==> flow/design.v <==
`timescale 1ns / 1ps
module axi_timer_averager_functional (
    input  logic        CLK            ,
    input  logic        RESET          ,
    input  logic        START_TIMER    ,
    input  logic        STOP_TIMER     ,
    input  logic        AVG_MSMT_ENABLE,
    input  logic [ 4:0] AVG_MSMT_LIMIT ,
    output logic [31:0] MSMT_VALUE     ,
    output logic        MSMT_VALID     ,
    output logic [63:0] AVG_MSMT_VALUE ,
    output logic [31:0] MSMT_COUNT     ,
    input  logic [ 3:0] LOAD_EN        ,
    input  logic [31:0] LOAD_DATA      ,
    input  logic [ 3:0] LOAD_STRB      
);
    function automatic logic [31:0] merge_bytes(input logic [31:0] old_value, input logic [31:0] new_value, input logic [3:0] strb);
        for (int b = 0; b < 4; b++)
            merge_bytes[b*8 +: 8] = strb[b] ? new_value[b*8 +: 8] : old_value[b*8 +: 8];
    endfunction
    logic d_start_timer;
    logic start_event  ;
    logic d_stop_timer;
    logic stop_event  ;
    localparam logic IDLE_ST = 1'b0;
    localparam logic MSMT_ST = 1'b1;
    logic [31:0] measurement_value;
    logic current_state;
    logic [31:0] avg_msmt_count;
    logic [31:0] avg_msmt_limit;
    logic [63:0] avg_msmt_value        ;
    logic [63:0] avg_msmt_value_shifted;
    logic        avg_msmt_value_valid  ;
    logic [31:0] avg_msmt_limit_rom [0:31];
    always_comb begin
        for (int i = 0; i < 32; i++)
            avg_msmt_limit_rom[i] = 32'h00000001 << i;
    end
    logic d_avg_msmt_enable;
    logic avg_msmt_event;
    always_ff @(posedge CLK) begin : MSMT_COUNT_processing  
        if (RESET)
            MSMT_COUNT <= 32'd1;
        else
            MSMT_COUNT <= avg_msmt_count + 1;
    end 
    always_comb begin 
        MSMT_VALUE = measurement_value;
    end 
    always_ff @(posedge CLK) begin 
        if (RESET)
            d_start_timer <= 1'b0;
        else
            d_start_timer <= START_TIMER ;
    end 
    always_ff @(posedge CLK) begin 
        if (RESET) begin 
            start_event <= 1'b0;
        end else if (!d_start_timer & START_TIMER) begin 
            start_event <= 1'b1;
        end else begin 
            start_event <= 1'b0;
        end 
    end 
    always_ff @(posedge CLK) begin 
        if (RESET)
            d_stop_timer <= 1'b0;
        else
            d_stop_timer <= STOP_TIMER;
    end 
    always_ff @(posedge CLK) begin 
        if (RESET) begin 
            stop_event <= 1'b0;
        end else if (!d_stop_timer & STOP_TIMER) begin 
            stop_event <= 1'b1;
        end else begin 
            stop_event <= 1'b0;
        end 
    end 
    always_ff @(posedge CLK) begin : current_state_processing 
        if (RESET) begin 
            current_state <= IDLE_ST;
        end else begin 
            case (current_state)
                IDLE_ST : 
                    if (start_event) begin 
                        current_state <= MSMT_ST;
                    end else begin 
                        current_state <= current_state;
                    end 
                MSMT_ST : 
                    if (stop_event) begin 
                        current_state <= IDLE_ST;
                    end else begin 
                        current_state <= current_state;
                    end 
                default : 
                    current_state <= current_state;
            endcase  
        end 
    end 
    always_ff @(posedge CLK) begin : measurement_value_processing 
        if (RESET) begin 
            measurement_value <= '0;
        end else if (LOAD_EN[3]) begin 
            measurement_value <= merge_bytes(measurement_value, LOAD_DATA, LOAD_STRB);
        end else begin 
            case (current_state)
                MSMT_ST : 
                    measurement_value <= measurement_value + 1;
                default : 
                    measurement_value <= '0;
            endcase  
        end 
    end 
    always_ff @(posedge CLK) begin : MSMT_VALID_processing 
        if (RESET) begin 
            MSMT_VALID <= 1'b0;
        end else begin 
            case (current_state) 
                MSMT_ST : 
                    if (stop_event) begin 
                        MSMT_VALID <= 1'b1;
                    end else begin 
                        MSMT_VALID <= 1'b0;
                    end 
                default : 
                    MSMT_VALID <= 1'b0;
            endcase  
        end 
    end 
    always_ff @(posedge CLK) begin : avg_msmt_count_processing 
        if (RESET) begin 
            avg_msmt_count <= '0;
        end else if (LOAD_EN[2]) begin 
            avg_msmt_count <= merge_bytes(avg_msmt_count, LOAD_DATA, LOAD_STRB);
        end else if ((avg_msmt_count == avg_msmt_limit) | !AVG_MSMT_ENABLE) begin 
            avg_msmt_count <= '0;
        end else begin 
            if (MSMT_VALID) begin 
                avg_msmt_count <= avg_msmt_count + 1;
            end else begin 
                avg_msmt_count <= avg_msmt_count;
            end 
        end 
    end 
    always_ff @(posedge CLK) begin : d_avg_msmt_enable_processing 
        if (RESET)
            d_avg_msmt_enable <= 1'b0;
        else
            d_avg_msmt_enable <= AVG_MSMT_ENABLE;
    end 
    always_ff @(posedge CLK) begin 
        if (RESET) begin 
            avg_msmt_event <= 1'b0;
        end else if (AVG_MSMT_ENABLE & !d_avg_msmt_enable) begin 
            avg_msmt_event <= 1'b1;
        end else begin 
            avg_msmt_event <= 1'b0;
        end 
    end 
    always_ff @(posedge CLK) begin : avg_msmt_limit_processing 
        if (RESET) begin 
            avg_msmt_limit <= '0;
        end else if (avg_msmt_event) begin 
            avg_msmt_limit <= avg_msmt_limit_rom[AVG_MSMT_LIMIT];
        end else begin 
            avg_msmt_limit <= avg_msmt_limit;
        end 
    end 
    always_ff @(posedge CLK) begin : avg_msmt_value_processing 
        if (RESET) begin 
            avg_msmt_value <= '0;
        end else if (LOAD_EN[0]) begin 
            avg_msmt_value[31:0] <= merge_bytes(avg_msmt_value[31:0], LOAD_DATA, LOAD_STRB);
        end else if (LOAD_EN[1]) begin 
            avg_msmt_value[63:32] <= merge_bytes(avg_msmt_value[63:32], LOAD_DATA, LOAD_STRB);
        end else if (avg_msmt_limit == avg_msmt_count) begin 
            avg_msmt_value <= '0;
        end else begin 
            if (AVG_MSMT_ENABLE) begin 
                if (MSMT_VALID) begin 
                        avg_msmt_value <= avg_msmt_value + measurement_value;
                end else begin 
                    avg_msmt_value <= avg_msmt_value;
                end 
            end else begin 
                avg_msmt_value <= '0;
            end 
        end 
    end 
    always_ff @(posedge CLK) begin : avg_msmt_value_shifted_processing 
        if (RESET) begin 
            avg_msmt_value_shifted <= '0;
        end else begin 
            case (AVG_MSMT_LIMIT) 
                5'h00   : avg_msmt_value_shifted <= avg_msmt_value[63:0];
                5'h01   : avg_msmt_value_shifted <= avg_msmt_value[63:1];
                5'h02   : avg_msmt_value_shifted <= avg_msmt_value[63:2];
                5'h03   : avg_msmt_value_shifted <= avg_msmt_value[63:3];
                5'h04   : avg_msmt_value_shifted <= avg_msmt_value[63:4];
                5'h05   : avg_msmt_value_shifted <= avg_msmt_value[63:5];
                5'h06   : avg_msmt_value_shifted <= avg_msmt_value[63:6];
                5'h07   : avg_msmt_value_shifted <= avg_msmt_value[63:7];
                5'h08   : avg_msmt_value_shifted <= avg_msmt_value[63:8];
                5'h09   : avg_msmt_value_shifted <= avg_msmt_value[63:9];
                5'h0a   : avg_msmt_value_shifted <= avg_msmt_value[63:10];
                5'h0b   : avg_msmt_value_shifted <= avg_msmt_value[63:11];
                5'h0c   : avg_msmt_value_shifted <= avg_msmt_value[63:12];
                5'h0d   : avg_msmt_value_shifted <= avg_msmt_value[63:13];
                5'h0e   : avg_msmt_value_shifted <= avg_msmt_value[63:14];
                5'h0f   : avg_msmt_value_shifted <= avg_msmt_value[63:15];
                5'h10   : avg_msmt_value_shifted <= avg_msmt_value[63:16];
                5'h11   : avg_msmt_value_shifted <= avg_msmt_value[63:17];
                5'h12   : avg_msmt_value_shifted <= avg_msmt_value[63:18];
                5'h13   : avg_msmt_value_shifted <= avg_msmt_value[63:19];
                5'h14   : avg_msmt_value_shifted <= avg_msmt_value[63:20];
                5'h15   : avg_msmt_value_shifted <= avg_msmt_value[63:21];
                5'h16   : avg_msmt_value_shifted <= avg_msmt_value[63:22];
                5'h17   : avg_msmt_value_shifted <= avg_msmt_value[63:23];
                5'h18   : avg_msmt_value_shifted <= avg_msmt_value[63:24];
                5'h19   : avg_msmt_value_shifted <= avg_msmt_value[63:25];
                5'h1a   : avg_msmt_value_shifted <= avg_msmt_value[63:26];
                5'h1b   : avg_msmt_value_shifted <= avg_msmt_value[63:27];
                5'h1c   : avg_msmt_value_shifted <= avg_msmt_value[63:28];
                5'h1d   : avg_msmt_value_shifted <= avg_msmt_value[63:29];
                5'h1e   : avg_msmt_value_shifted <= avg_msmt_value[63:30];
                5'h1f   : avg_msmt_value_shifted <= avg_msmt_value[63:31];
                default : avg_msmt_value_shifted <= avg_msmt_value[63:31];
            endcase  
        end 
    end 
    always_ff @(posedge CLK) begin : avg_msmt_value_valid_processing 
        if (RESET) begin 
            avg_msmt_value_valid <= 1'b0;
        end else if (avg_msmt_count == avg_msmt_limit) begin 
            avg_msmt_value_valid <= 1'b1;
        end else begin 
            avg_msmt_value_valid <= 1'b0;
        end 
    end
    always_ff @(posedge CLK) begin 
        if (RESET) begin 
            AVG_MSMT_VALUE <= '0;
        end else if (avg_msmt_value_valid) begin 
            AVG_MSMT_VALUE <= avg_msmt_value_shifted;
        end else begin 
            AVG_MSMT_VALUE <= AVG_MSMT_VALUE;
        end 
    end 
endmodule
`timescale 1 ns / 1 ps
module axi_timer_averager #(
    parameter integer DEFAULT_SAMPLES_SERIE = 2,
    parameter integer S_AXI_LITE_DATA_WIDTH = 32  ,
    parameter integer S_AXI_LITE_ADDR_WIDTH = 32
) (
    input  logic                                 CLK               ,
    input  logic                                 RESETN            ,
    input  logic [    S_AXI_LITE_ADDR_WIDTH-1:0] S_AXI_LITE_AWADDR ,
    input  logic [                          2:0] S_AXI_LITE_AWPROT ,
    input  logic                                 S_AXI_LITE_AWVALID,
    output logic                                 S_AXI_LITE_AWREADY,
    input  logic [    S_AXI_LITE_DATA_WIDTH-1:0] S_AXI_LITE_WDATA  ,
    input  logic [(S_AXI_LITE_DATA_WIDTH/8)-1:0] S_AXI_LITE_WSTRB  ,
    input  logic                                 S_AXI_LITE_WVALID ,
    output logic                                 S_AXI_LITE_WREADY ,
    output logic [                          1:0] S_AXI_LITE_BRESP  ,
    output logic                                 S_AXI_LITE_BVALID ,
    input  logic                                 S_AXI_LITE_BREADY ,
    input  logic [    S_AXI_LITE_ADDR_WIDTH-1:0] S_AXI_LITE_ARADDR ,
    input  logic [                          2:0] S_AXI_LITE_ARPROT ,
    input  logic                                 S_AXI_LITE_ARVALID,
    output logic                                 S_AXI_LITE_ARREADY,
    output logic [    S_AXI_LITE_DATA_WIDTH-1:0] S_AXI_LITE_RDATA  ,
    output logic [                          1:0] S_AXI_LITE_RRESP  ,
    output logic                                 S_AXI_LITE_RVALID ,
    input  logic                                 S_AXI_LITE_RREADY ,
    output logic [                         31:0] MSMT_VALUE        ,
    output logic                                 MSMT_VALID        ,
    input  logic                                 INTR
);
    logic [S_AXI_LITE_ADDR_WIDTH-1:0] axi_awaddr ;
    logic                             axi_awready;
    logic                             axi_wready ;
    logic [                      1:0] axi_bresp  ;
    logic                             axi_bvalid ;
    logic [S_AXI_LITE_ADDR_WIDTH-1:0] axi_araddr ;
    logic                             axi_arready;
    logic [S_AXI_LITE_DATA_WIDTH-1:0] axi_rdata  ;
    logic [                      1:0] axi_rresp  ;
    logic                             axi_rvalid ;
    localparam integer ADDR_LSB          = (S_AXI_LITE_DATA_WIDTH/32) + 1;
    localparam integer OPT_MEM_ADDR_BITS = 5                             ;
    logic                                                            slv_reg_rden                          ;
    logic                                                            slv_reg_wren                          ;
    logic [S_AXI_LITE_DATA_WIDTH-1:0]                                reg_data_out                          ;
    logic                                                            aw_en                                 ;
    logic        start_timer       ;
    logic        stop_timer        ;
    logic        avg_msmt_enable   ;
    logic [ 4:0] avg_msmt_limit    ;
    logic [31:0] msmt_count_reg    ;
    logic [63:0] avg_msmt_value_reg;
    logic [ 3:0] load_en           ;
    always_comb begin : S_AXI_LITE_processing 
        S_AXI_LITE_AWREADY = axi_awready;
        S_AXI_LITE_WREADY  = axi_wready;
        S_AXI_LITE_BRESP   = axi_bresp;
        S_AXI_LITE_BVALID  = axi_bvalid;
        S_AXI_LITE_ARREADY = axi_arready;
        S_AXI_LITE_RDATA   = axi_rdata;
        S_AXI_LITE_RRESP   = axi_rresp;
    end 
    always_ff @( posedge CLK ) begin : S_AXI_LITE_RVALID_proc
        if (~RESETN)
            S_AXI_LITE_RVALID <= 1'b0;
        else
            S_AXI_LITE_RVALID <= axi_rvalid;
    end 
    always_ff @( posedge CLK ) begin : axi_awready_proc
        if (~RESETN)
            axi_awready <= 1'b0;
        else    
            if (~axi_awready & S_AXI_LITE_AWVALID & S_AXI_LITE_WVALID & aw_en)
                axi_awready <= 1'b1;
            else 
                if (S_AXI_LITE_BREADY & axi_bvalid)
                    axi_awready <= 1'b0;
                else
                    axi_awready <= 1'b0;
    end       
    always_ff @( posedge CLK ) begin : aw_en_proc
        if (~RESETN)
            aw_en <= 1'b1;
        else
            if (~axi_awready & S_AXI_LITE_AWVALID & S_AXI_LITE_WVALID & aw_en)
                aw_en <= 1'b0;
            else 
                if (S_AXI_LITE_BREADY & axi_bvalid)
                    aw_en <= 1'b1;
    end       
    always_ff @( posedge CLK ) begin : axi_awaddr_proc
        if (~RESETN)
            axi_awaddr <= '0;
        else
            if (~axi_awready & S_AXI_LITE_AWVALID & S_AXI_LITE_WVALID & aw_en)
                axi_awaddr <= S_AXI_LITE_AWADDR;
    end       
    always_ff @( posedge CLK ) begin : axi_wready_proc
        if (~RESETN)
            axi_wready <= 1'b0;
        else    
            if (~axi_wready & S_AXI_LITE_WVALID & S_AXI_LITE_AWVALID & aw_en )
                axi_wready <= 1'b1;
            else
                axi_wready <= 1'b0;
    end       
    always_comb begin : slv_reg_wren_processing  
        slv_reg_wren = axi_wready & S_AXI_LITE_WVALID & axi_awready & S_AXI_LITE_AWVALID;
    end
    always_ff @( posedge CLK ) begin : axi_bvalid_proc
        if (~RESETN)
            axi_bvalid  <= 1'b0;
        else
            if (axi_awready & S_AXI_LITE_AWVALID & ~axi_bvalid & axi_wready & S_AXI_LITE_WVALID)
                axi_bvalid <= 1'b1;
            else
                if (S_AXI_LITE_BREADY & axi_bvalid)
                    axi_bvalid <= 1'b0; 
    end   
    always_ff @( posedge CLK ) begin : axi_bresp_proc
        if (~RESETN)
            axi_bresp   <= 2'b0;
        else
            if (axi_awready & S_AXI_LITE_AWVALID & ~axi_bvalid & axi_wready & S_AXI_LITE_WVALID)
                axi_bresp  <= 2'b0;  
    end   
    always_ff @( posedge CLK ) begin : axi_arready_proc
        if (~RESETN)
            axi_arready <= 1'b0;
        else    
            if (~axi_arready & S_AXI_LITE_ARVALID)
                axi_arready <= 1'b1;
            else
                axi_arready <= 1'b0;
    end       
    always_ff @( posedge CLK ) begin : axi_araddr_proc
        if (~RESETN)
            axi_araddr  <= 32'b0;
        else    
            if (~axi_arready & S_AXI_LITE_ARVALID)
                axi_araddr  <= S_AXI_LITE_ARADDR;
    end       
    always_ff @( posedge CLK ) begin : axi_rvalid_proc
        if (~RESETN)
            axi_rvalid <= 1'b0;
        else
            if (axi_arready & S_AXI_LITE_ARVALID & ~axi_rvalid)
                axi_rvalid <= 1'b1;
            else 
                if (axi_rvalid & S_AXI_LITE_RREADY)
                    axi_rvalid <= 1'b0;
    end    
    always_ff @( posedge CLK ) begin : axi_rresp_proc
        if (~RESETN)
            axi_rresp  <= '0;
        else
            if (axi_arready & S_AXI_LITE_ARVALID & ~axi_rvalid)
                axi_rresp  <= 2'b0;  
    end    
    always_ff @(posedge CLK) begin : slv_reg_rden_proc
        if (~RESETN)
            slv_reg_rden <= 1'b0;
        else
            slv_reg_rden <= axi_arready & S_AXI_LITE_ARVALID & ~axi_rvalid;
    end 
    always_ff @(posedge CLK) begin
        if (~RESETN)
            reg_data_out <= '0;
        else
        case ( axi_araddr[ADDR_LSB+OPT_MEM_ADDR_BITS:ADDR_LSB] )
            8'h00   : reg_data_out <= {31'b0, stop_timer};
            8'h01   : reg_data_out <= {16'b0, 3'b0, avg_msmt_limit, 7'b0, avg_msmt_enable};
            8'h02   : reg_data_out <= avg_msmt_value_reg[31:0];
            8'h03   : reg_data_out <= avg_msmt_value_reg[63:32];
            8'h04   : reg_data_out <= msmt_count_reg[31:0];
            default : reg_data_out <= '0;
        endcase
    end
    always_ff @(posedge CLK) begin
        if (~RESETN)
            axi_rdata <= '0;
        else if (slv_reg_rden)
            axi_rdata <= reg_data_out;      
    end    
    always_ff @(posedge CLK) begin : stop_timer_processing 
        if (~RESETN) begin 
            stop_timer <= 1'b0;
        end else begin 
            if (slv_reg_wren) begin 
                if (axi_awaddr[ADDR_LSB + OPT_MEM_ADDR_BITS : ADDR_LSB] == 0) begin 
                    if (S_AXI_LITE_WSTRB[0]) begin 
                        stop_timer <= S_AXI_LITE_WDATA[0];
                    end else begin 
                        stop_timer <= 1'b0;
                    end 
                end else begin 
                    stop_timer <= 1'b0;
                end 
            end else begin 
                stop_timer <= 1'b0;
            end 
        end 
    end 
    always_ff @(posedge CLK) begin : avg_msmt_enable_processing 
        if (~RESETN) begin 
            avg_msmt_enable <= 1'b0;
        end else begin 
            if (slv_reg_wren) begin 
                if (axi_awaddr[ADDR_LSB + OPT_MEM_ADDR_BITS : ADDR_LSB] == 1) begin 
                    if (S_AXI_LITE_WSTRB[0]) begin 
                        avg_msmt_enable <= S_AXI_LITE_WDATA[0];
                    end else begin 
                        avg_msmt_enable <= avg_msmt_enable;
                    end 
                end else begin 
                    avg_msmt_enable <= avg_msmt_enable;
                end 
            end else begin 
                avg_msmt_enable <= avg_msmt_enable;
            end 
        end 
    end 
    always_ff @(posedge CLK) begin : avg_msmt_limit_processing 
        if (~RESETN) begin 
            avg_msmt_limit <= DEFAULT_SAMPLES_SERIE;
        end else begin 
            if (slv_reg_wren) begin 
                if (axi_awaddr[ADDR_LSB + OPT_MEM_ADDR_BITS : ADDR_LSB] == 1) begin 
                    if (S_AXI_LITE_WSTRB[1]) begin 
                        avg_msmt_limit <= S_AXI_LITE_WDATA[12:8];
                    end else begin 
                        avg_msmt_limit <= avg_msmt_limit;
                    end 
                end else begin 
                    avg_msmt_limit <= avg_msmt_limit;
                end 
            end else begin 
                avg_msmt_limit <= avg_msmt_limit;
            end 
        end 
    end 
    always_ff @(posedge CLK) begin : start_timer_processing 
        if (~RESETN)
            start_timer <= 1'b0;
        else
            start_timer <= INTR;
    end 
    always_comb begin : load_en_processing 
        load_en[0] = slv_reg_wren & (axi_awaddr[ADDR_LSB + OPT_MEM_ADDR_BITS : ADDR_LSB] == 2);
        load_en[1] = slv_reg_wren & (axi_awaddr[ADDR_LSB + OPT_MEM_ADDR_BITS : ADDR_LSB] == 3);
        load_en[2] = slv_reg_wren & (axi_awaddr[ADDR_LSB + OPT_MEM_ADDR_BITS : ADDR_LSB] == 4);
        load_en[3] = slv_reg_wren & (axi_awaddr[ADDR_LSB + OPT_MEM_ADDR_BITS : ADDR_LSB] == 5);
    end
    axi_timer_averager_functional axi_timer_averager_functional_inst (
        .CLK            (CLK               ),
        .RESET          (~RESETN           ),
        .START_TIMER    (start_timer       ),
        .STOP_TIMER     (stop_timer        ),
        .AVG_MSMT_ENABLE(avg_msmt_enable   ),
        .AVG_MSMT_LIMIT (avg_msmt_limit    ),
        .MSMT_VALUE     (MSMT_VALUE        ),
        .MSMT_VALID     (MSMT_VALID        ),
        .AVG_MSMT_VALUE (avg_msmt_value_reg),
        .MSMT_COUNT     (msmt_count_reg    ),
        .LOAD_EN        (load_en           ),
        .LOAD_DATA      (S_AXI_LITE_WDATA  ),
        .LOAD_STRB      (S_AXI_LITE_WSTRB  )
    );
endmodule
Tool chain data of axi_timer_averager
What the tools print for axi_timer_averager, step after step.
Lines are those of the file above, counted from 1.
Operators carry their Yosys type and port widths (W data, S select, Z words).
Library cell names are shortened.
A cell with - has no value.

design
  design top = axi_timer_averager
  clock = CLK
  cell library = sky130hd
  timing corner = tt_025C_1v80

Elaborated design
Source: Yosys, flattened and elaborated. Widths are those after wreduce. Registers that Yosys merges into a memory's read port (data or address) are not register bits. Print and check cells do not count.

word-level totals
  flip-flop bits (word level) = 425
  bits in latches = 0
  bits in writable memories = 0
  bits in read-only memories = 0
  clocked read ports x word width = 0
  memory cells = 0
  bits of input ports = 114
  elaborated cells = 207

cells by class
  add/subtract/negate cells = 3
  multiply operators = 0
  divide/modulo/power cells = 0
  magnitude comparators = 0
  eq/ne operators = 61
  shifts and indexed selects = 0
  muxes and demuxes = 38
  bitwise gates (word level) = 33
  reduce/logical cells = 27

operators by type and width
  kind                     number
  $pmux W64 S32            1
  $pmux W32 S32            1
  $mux W32                 14
  $pmux W32 S5             1
  $eq A5 B5 Y1 const B     16
  $add A32 B1 Y32 const B  2
  $eq A32 B32 Y1           2
  $add A64 B32 Y64         1
  $eq A5 B4 Y1 const B     8
  $ne A2 B2 Y1 const B     17
  $mux W8                  4
  $reduce_and A3 Y1        10
  $and A1 B1 Y1            25
  $eq A6 B2 Y1 const B     4
  $eq A5 B3 Y1 const B     4
  $eq A6 B3 Y1 const B     3
  $mux W1                  16
  $eq A6 B1 Y1 const B     2
  $logic_not A6 Y1         2
  $reduce_and A2 Y1        5
  $eq A5 B2 Y1 const B     2
  $ne A4 B1 Y1 const B     2
  $not A1 Y1               7
  $reduce_bool A2 Y1       3
  $eq A5 B1 Y1 const B     1
  $logic_not A5 Y1         1
  $logic_not A1 Y1         4
  $reduce_and A4 Y1        1

Other operator kinds: 3; their cells: 3.

Depth
Longest topological path by Yosys (ltp), each cell counted once; first at word level (registers and memories cut), then after technology mapping (sequential cells cut; the memories' decode and read muxes count).

logic depth
  depth in word-level cells = 6
  ABC_AREA = 0
  mapped depth = 11
  depth with buffers taken out = 11

Mapped cells and area
Source: synth_stat.txt of the flow (Yosys; design flattened, memories mapped). It holds for the ABC_AREA given above (unset counts as 0); a run with the other value may have another netlist.

synthesis totals
  cell count = 3579
  cell area after synthesis = 28414.8 um2
  mapped flip-flops = 421
  buffer cells = 494

cell types
  cell type  number
  dfxtp_1    421
  a221oi_1   226
  a22oi_1    257
  a22o_1     210
  mux2i_1    161
  nor2_1     425
  clkbuf_1   393
  nand4_1    141
  a222oi_1   78
  a21oi_1    132
  nand2_1    142
  nor3_1     95
  o21ai_0    86
  ha_1       34
  nand3_1    85
  xor2_1     48
  xnor2_1    43
  a211oi_1   45

Other cell types: 76; their cells: 557.
The figures by module come from a second, unflattened synthesis with its own total; it is not the netlist above.

unflattened totals
  cells (unflattened synthesis) = 3682
  area (unflattened synthesis) = 28947.8 um2

Each row is one instance without its submodules.

modules
  module                         instances  cells  area (um2)
  axi_timer_averager_functional  1          3271   24967.7
  axi_timer_averager             1          411    3980.1

Worst setup path after synthesis
Source: OpenSTA report_checks on the synthesized netlist (no wires, ideal clock, input and output delay 20% of the period each), path of least setup slack; recovery checks are left aside. Register names are those of the netlist, which keeps one name where synthesis merged equal registers.

path post-synthesis
  path kind = in2reg
  start = input port S_AXI_LITE_WVALID
  end = register axi_timer_averager_functional_inst.measurement_value[21]
  period = 8.0 ns
  input delay = 1.600 ns
  arrival time = 3.253 ns
  data required time = 7.878 ns
  setup slack = 4.625 ns
  path delay = 1.775 ns
  stages = 8
  path buffers = 2
  period reached after synthesis = 3.375 ns

"path delay" = arrival - input delay + setup time.
"stages" counts driving pins, that of a launching flip-flop among them; a cell with two outputs on the path counts twice.
"period reached after synthesis" = period - worst setup slack (recovery checks aside). The figure is calculated, with input and output delays left at 20% of the set period.
Between the ends stands the longest chain of elaborated cells between them, by number of cells; it is not shown to be the way that was timed. Of several equally long chains one is given.
Each line given opens the expression or statement behind the cell; cells for indexed reads and writes are added by Yosys, which also makes memories of some case tables.
A register here has more assigning lines than the two given.

between the ends, post-synthesis
  cell sequence = nand4_1 nor3_1 nand4_1 nand2_1 buf_1 clkbuf_1 o22ai_1 o311a_1
  cells in the longest elaborated chain = 5
  elaborated cells on any way between the ends = 6
  RTL lines with such cells = 3

ends and longest elaborated chain, post-synthesis
  element                     RTL line  RTL
  start: declaration          266       input  logic                                 S_AXI_LITE_WVALID ,
  $and A1 B1 Y1 (3 in a row)  360       slv_reg_wren = axi_wready & S_AXI_LITE_WVALID & axi_awready & S_AXI_LITE_AWVALID;
  $and A1 B1 Y1               504       load_en[3] = slv_reg_wren & (axi_awaddr[ADDR_LSB + OPT_MEM_ADDR_BITS : ADDR_LSB] == 5);
  $mux W32                    105       end else if (LOAD_EN[3]) begin
  end: assignment             106       measurement_value <= merge_bytes(measurement_value, LOAD_DATA, LOAD_STRB);
  end: assignment             110       measurement_value <= measurement_value + 1;
  end: declaration            27        logic [31:0] measurement_value;

Path in the finished layout
From the final timing report of run 1: the path of least setup slack in the routed layout; clock arrival at registers is part of the times.

path post-layout
  path kind = reg2reg
  start = register axi_timer_averager_functional_inst.measurement_value[0]
  end = register axi_timer_averager_functional_inst.avg_msmt_value[44]
  period = 4.58 ns
  arrival time = 4.45 ns
  data required time = 5.12 ns
  setup slack = 0.66 ns
  stages = 12
  path buffers = 0

Between the ends stands the longest chain of elaborated cells between them, by number of cells; it is not shown to be the way that was timed. Of several equally long chains one is given.
A register here has more assigning lines than the two given.

between the ends, post-layout
  cell sequence = dfxtp_1 ha_1 inv_1 fa_1 and2b_1 o31a_1 o31ai_2 a221o_1 a211oi_4 o21ai_2 or3_1 a32o_1
  cells in the longest elaborated chain = 5
  elaborated cells on any way between the ends = 5
  RTL lines with such cells = 5

ends and longest elaborated chain, post-layout
  element             RTL line  RTL
  start: declaration  27        logic [31:0] measurement_value;
  start: assignment   106       measurement_value <= merge_bytes(measurement_value, LOAD_DATA, LOAD_STRB);
  start: assignment   110       measurement_value <= measurement_value + 1;
  $add A64 B32 Y64    183       avg_msmt_value <= avg_msmt_value + measurement_value;
  $mux W32            182       if (MSMT_VALID) begin
  $mux W32            181       if (AVG_MSMT_ENABLE) begin
  $mux W32            178       end else if (avg_msmt_limit == avg_msmt_count) begin
  $mux W32            176       end else if (LOAD_EN[1]) begin
  end: assignment     177       avg_msmt_value[63:32] <= merge_bytes(avg_msmt_value[63:32], LOAD_DATA, LOAD_STRB);
  end: assignment     183
  end: declaration    31        logic [63:0] avg_msmt_value        ;

Below are 6 stored runs of the flow (Yosys, OpenROAD; platform sky130hd) on axi_timer_averager, each with its settings and what was measured, unordered. Constraints: input delay and output delay 20% of the set period each, output load 0.01 pF.
By "achieved clock period (ns)" is meant the clock period of the run minus its worst setup slack. This is arithmetic on one report: input and output delays are still those of the set period (20% each).
"worst setup path time (ns)" = time allowed to the worst setup path (clock period - input delay - output delay, where it has them) - its slack; a late launch clock adds to it, a late capture clock takes from it.
By "finish__power__total" is meant OpenSTA's value without simulated activity: inputs other than the clock are taken to toggle once in ten clock periods, and the tool carries that through the logic.

settings of run 1
{
  "CELL_PAD_IN_SITES_DETAIL_PLACEMENT": 1,
  "CELL_PAD_IN_SITES_GLOBAL_PLACEMENT": 2,
  "CORE_UTILIZATION": 18,
  "GPL_ROUTABILITY_DRIVEN": 1,
  "period_ns": 4.58,
  "CAP_MARGIN": 20,
  "CORE_MARGIN": 2,
  "SLEW_MARGIN": 20
}
report of run 1
yosys chip area after synthesis (um^2): 28414.8
finish__design__die__area: 161054.0
finish__design__instance__area__stdcell: 34057.7
finish__design__instance__utilization: 0.2175
finish__timing__setup__ws: 0.663
finish__timing__setup__tns: 0.000
finish__timing__hold__ws: 0.389
finish__power__total: 8.158e-03
achieved clock period (ns): 3.917
worst setup path time (ns): 3.92
worst setup path kind: reg2reg

settings of run 2
{
  "CAP_MARGIN": 5,
  "CELL_PAD_IN_SITES_DETAIL_PLACEMENT": 1,
  "CELL_PAD_IN_SITES_GLOBAL_PLACEMENT": 1,
  "CORE_UTILIZATION": 35,
  "GPL_ROUTABILITY_DRIVEN": 1,
  "MAX_ROUTING_LAYER": "met4",
  "MIN_ROUTING_LAYER": "met2",
  "PLACE_DENSITY_LB_ADDON": 0.14,
  "SETUP_SLACK_MARGIN": -0.64,
  "SLEW_MARGIN": 10,
  "period_ns": 8.0,
  "CORE_MARGIN": 2
}
report of run 2: did not finish, route, GRT-0116

settings of run 3
{
  "ABC_AREA": 1,
  "CAP_MARGIN": 35,
  "CELL_PAD_IN_SITES_DETAIL_PLACEMENT": 2,
  "CELL_PAD_IN_SITES_GLOBAL_PLACEMENT": 1,
  "CORE_UTILIZATION": 35,
  "CTS_CLUSTER_SIZE": 13,
  "GPL_ROUTABILITY_DRIVEN": 1,
  "GPL_TIMING_DRIVEN": 0,
  "HOLD_SLACK_MARGIN": 0.18,
  "MAX_ROUTING_LAYER": "met4",
  "MIN_ROUTING_LAYER": "met1",
  "PLACE_DENSITY_LB_ADDON": 0.13,
  "SETUP_SLACK_MARGIN": -0.64,
  "SLEW_MARGIN": 35,
  "period_ns": 8.0,
  "CORE_MARGIN": 2
}
report of run 3: did not finish, route, GRT-0116

settings of run 4
{
  "ABC_AREA": 1,
  "CAP_MARGIN": 5,
  "CELL_PAD_IN_SITES_DETAIL_PLACEMENT": 2,
  "CELL_PAD_IN_SITES_GLOBAL_PLACEMENT": 1,
  "CORE_UTILIZATION": 35,
  "GPL_ROUTABILITY_DRIVEN": 1,
  "MAX_ROUTING_LAYER": "met4",
  "MIN_ROUTING_LAYER": "met2",
  "PLACE_DENSITY_LB_ADDON": 0.13,
  "SETUP_SLACK_MARGIN": -0.64,
  "SLEW_MARGIN": 10,
  "period_ns": 8.0,
  "CORE_MARGIN": 2
}
report of run 4: did not finish, route, GRT-0116

settings of run 5
{
  "ABC_AREA": 1,
  "CELL_PAD_IN_SITES_DETAIL_PLACEMENT": 1,
  "CELL_PAD_IN_SITES_GLOBAL_PLACEMENT": 2,
  "CORE_MARGIN": 6,
  "CORE_UTILIZATION": 23,
  "CTS_CLUSTER_DIAMETER": 101,
  "GPL_ROUTABILITY_DRIVEN": 1,
  "GPL_TIMING_DRIVEN": 1,
  "MAX_ROUTING_LAYER": "met4",
  "PLACE_DENSITY_LB_ADDON": 0.27,
  "SETUP_SLACK_MARGIN": 0.87,
  "TNS_END_PERCENT": 40,
  "period_ns": 5.44,
  "CAP_MARGIN": 20,
  "SLEW_MARGIN": 20
}
report of run 5
yosys chip area after synthesis (um^2): 31542.8
finish__design__die__area: 146172.0
finish__design__instance__area__stdcell: 36511.3
finish__design__instance__utilization: 0.2688
finish__timing__setup__ws: 1.803
finish__timing__setup__tns: 0.000
finish__timing__hold__ws: 0.380
finish__power__total: 7.300e-03
achieved clock period (ns): 3.637
worst setup path time (ns): 3.64
worst setup path kind: reg2reg

settings of run 6
{
  "ABC_AREA": 1,
  "CAP_MARGIN": 40,
  "CELL_PAD_IN_SITES_DETAIL_PLACEMENT": 1,
  "CELL_PAD_IN_SITES_GLOBAL_PLACEMENT": 3,
  "CORE_MARGIN": 6,
  "CORE_UTILIZATION": 20,
  "CTS_CLUSTER_DIAMETER": 373,
  "GPL_ROUTABILITY_DRIVEN": 0,
  "GPL_TIMING_DRIVEN": 1,
  "HOLD_SLACK_MARGIN": -0.05,
  "MAX_ROUTING_LAYER": "met5",
  "PLACE_DENSITY_LB_ADDON": 0.27,
  "SETUP_SLACK_MARGIN": 0.87,
  "SLEW_MARGIN": 35,
  "TNS_END_PERCENT": 40,
  "period_ns": 5.44
}
report of run 6
yosys chip area after synthesis (um^2): 31542.8
finish__design__die__area: 167387.0
finish__design__instance__area__stdcell: 37080.6
finish__design__instance__utilization: 0.2371
finish__timing__setup__ws: 1.365
finish__timing__setup__tns: 0.000
finish__timing__hold__ws: 0.382
finish__power__total: 7.316e-03
achieved clock period (ns): 4.075
worst setup path time (ns): 4.08
worst setup path kind: reg2reg
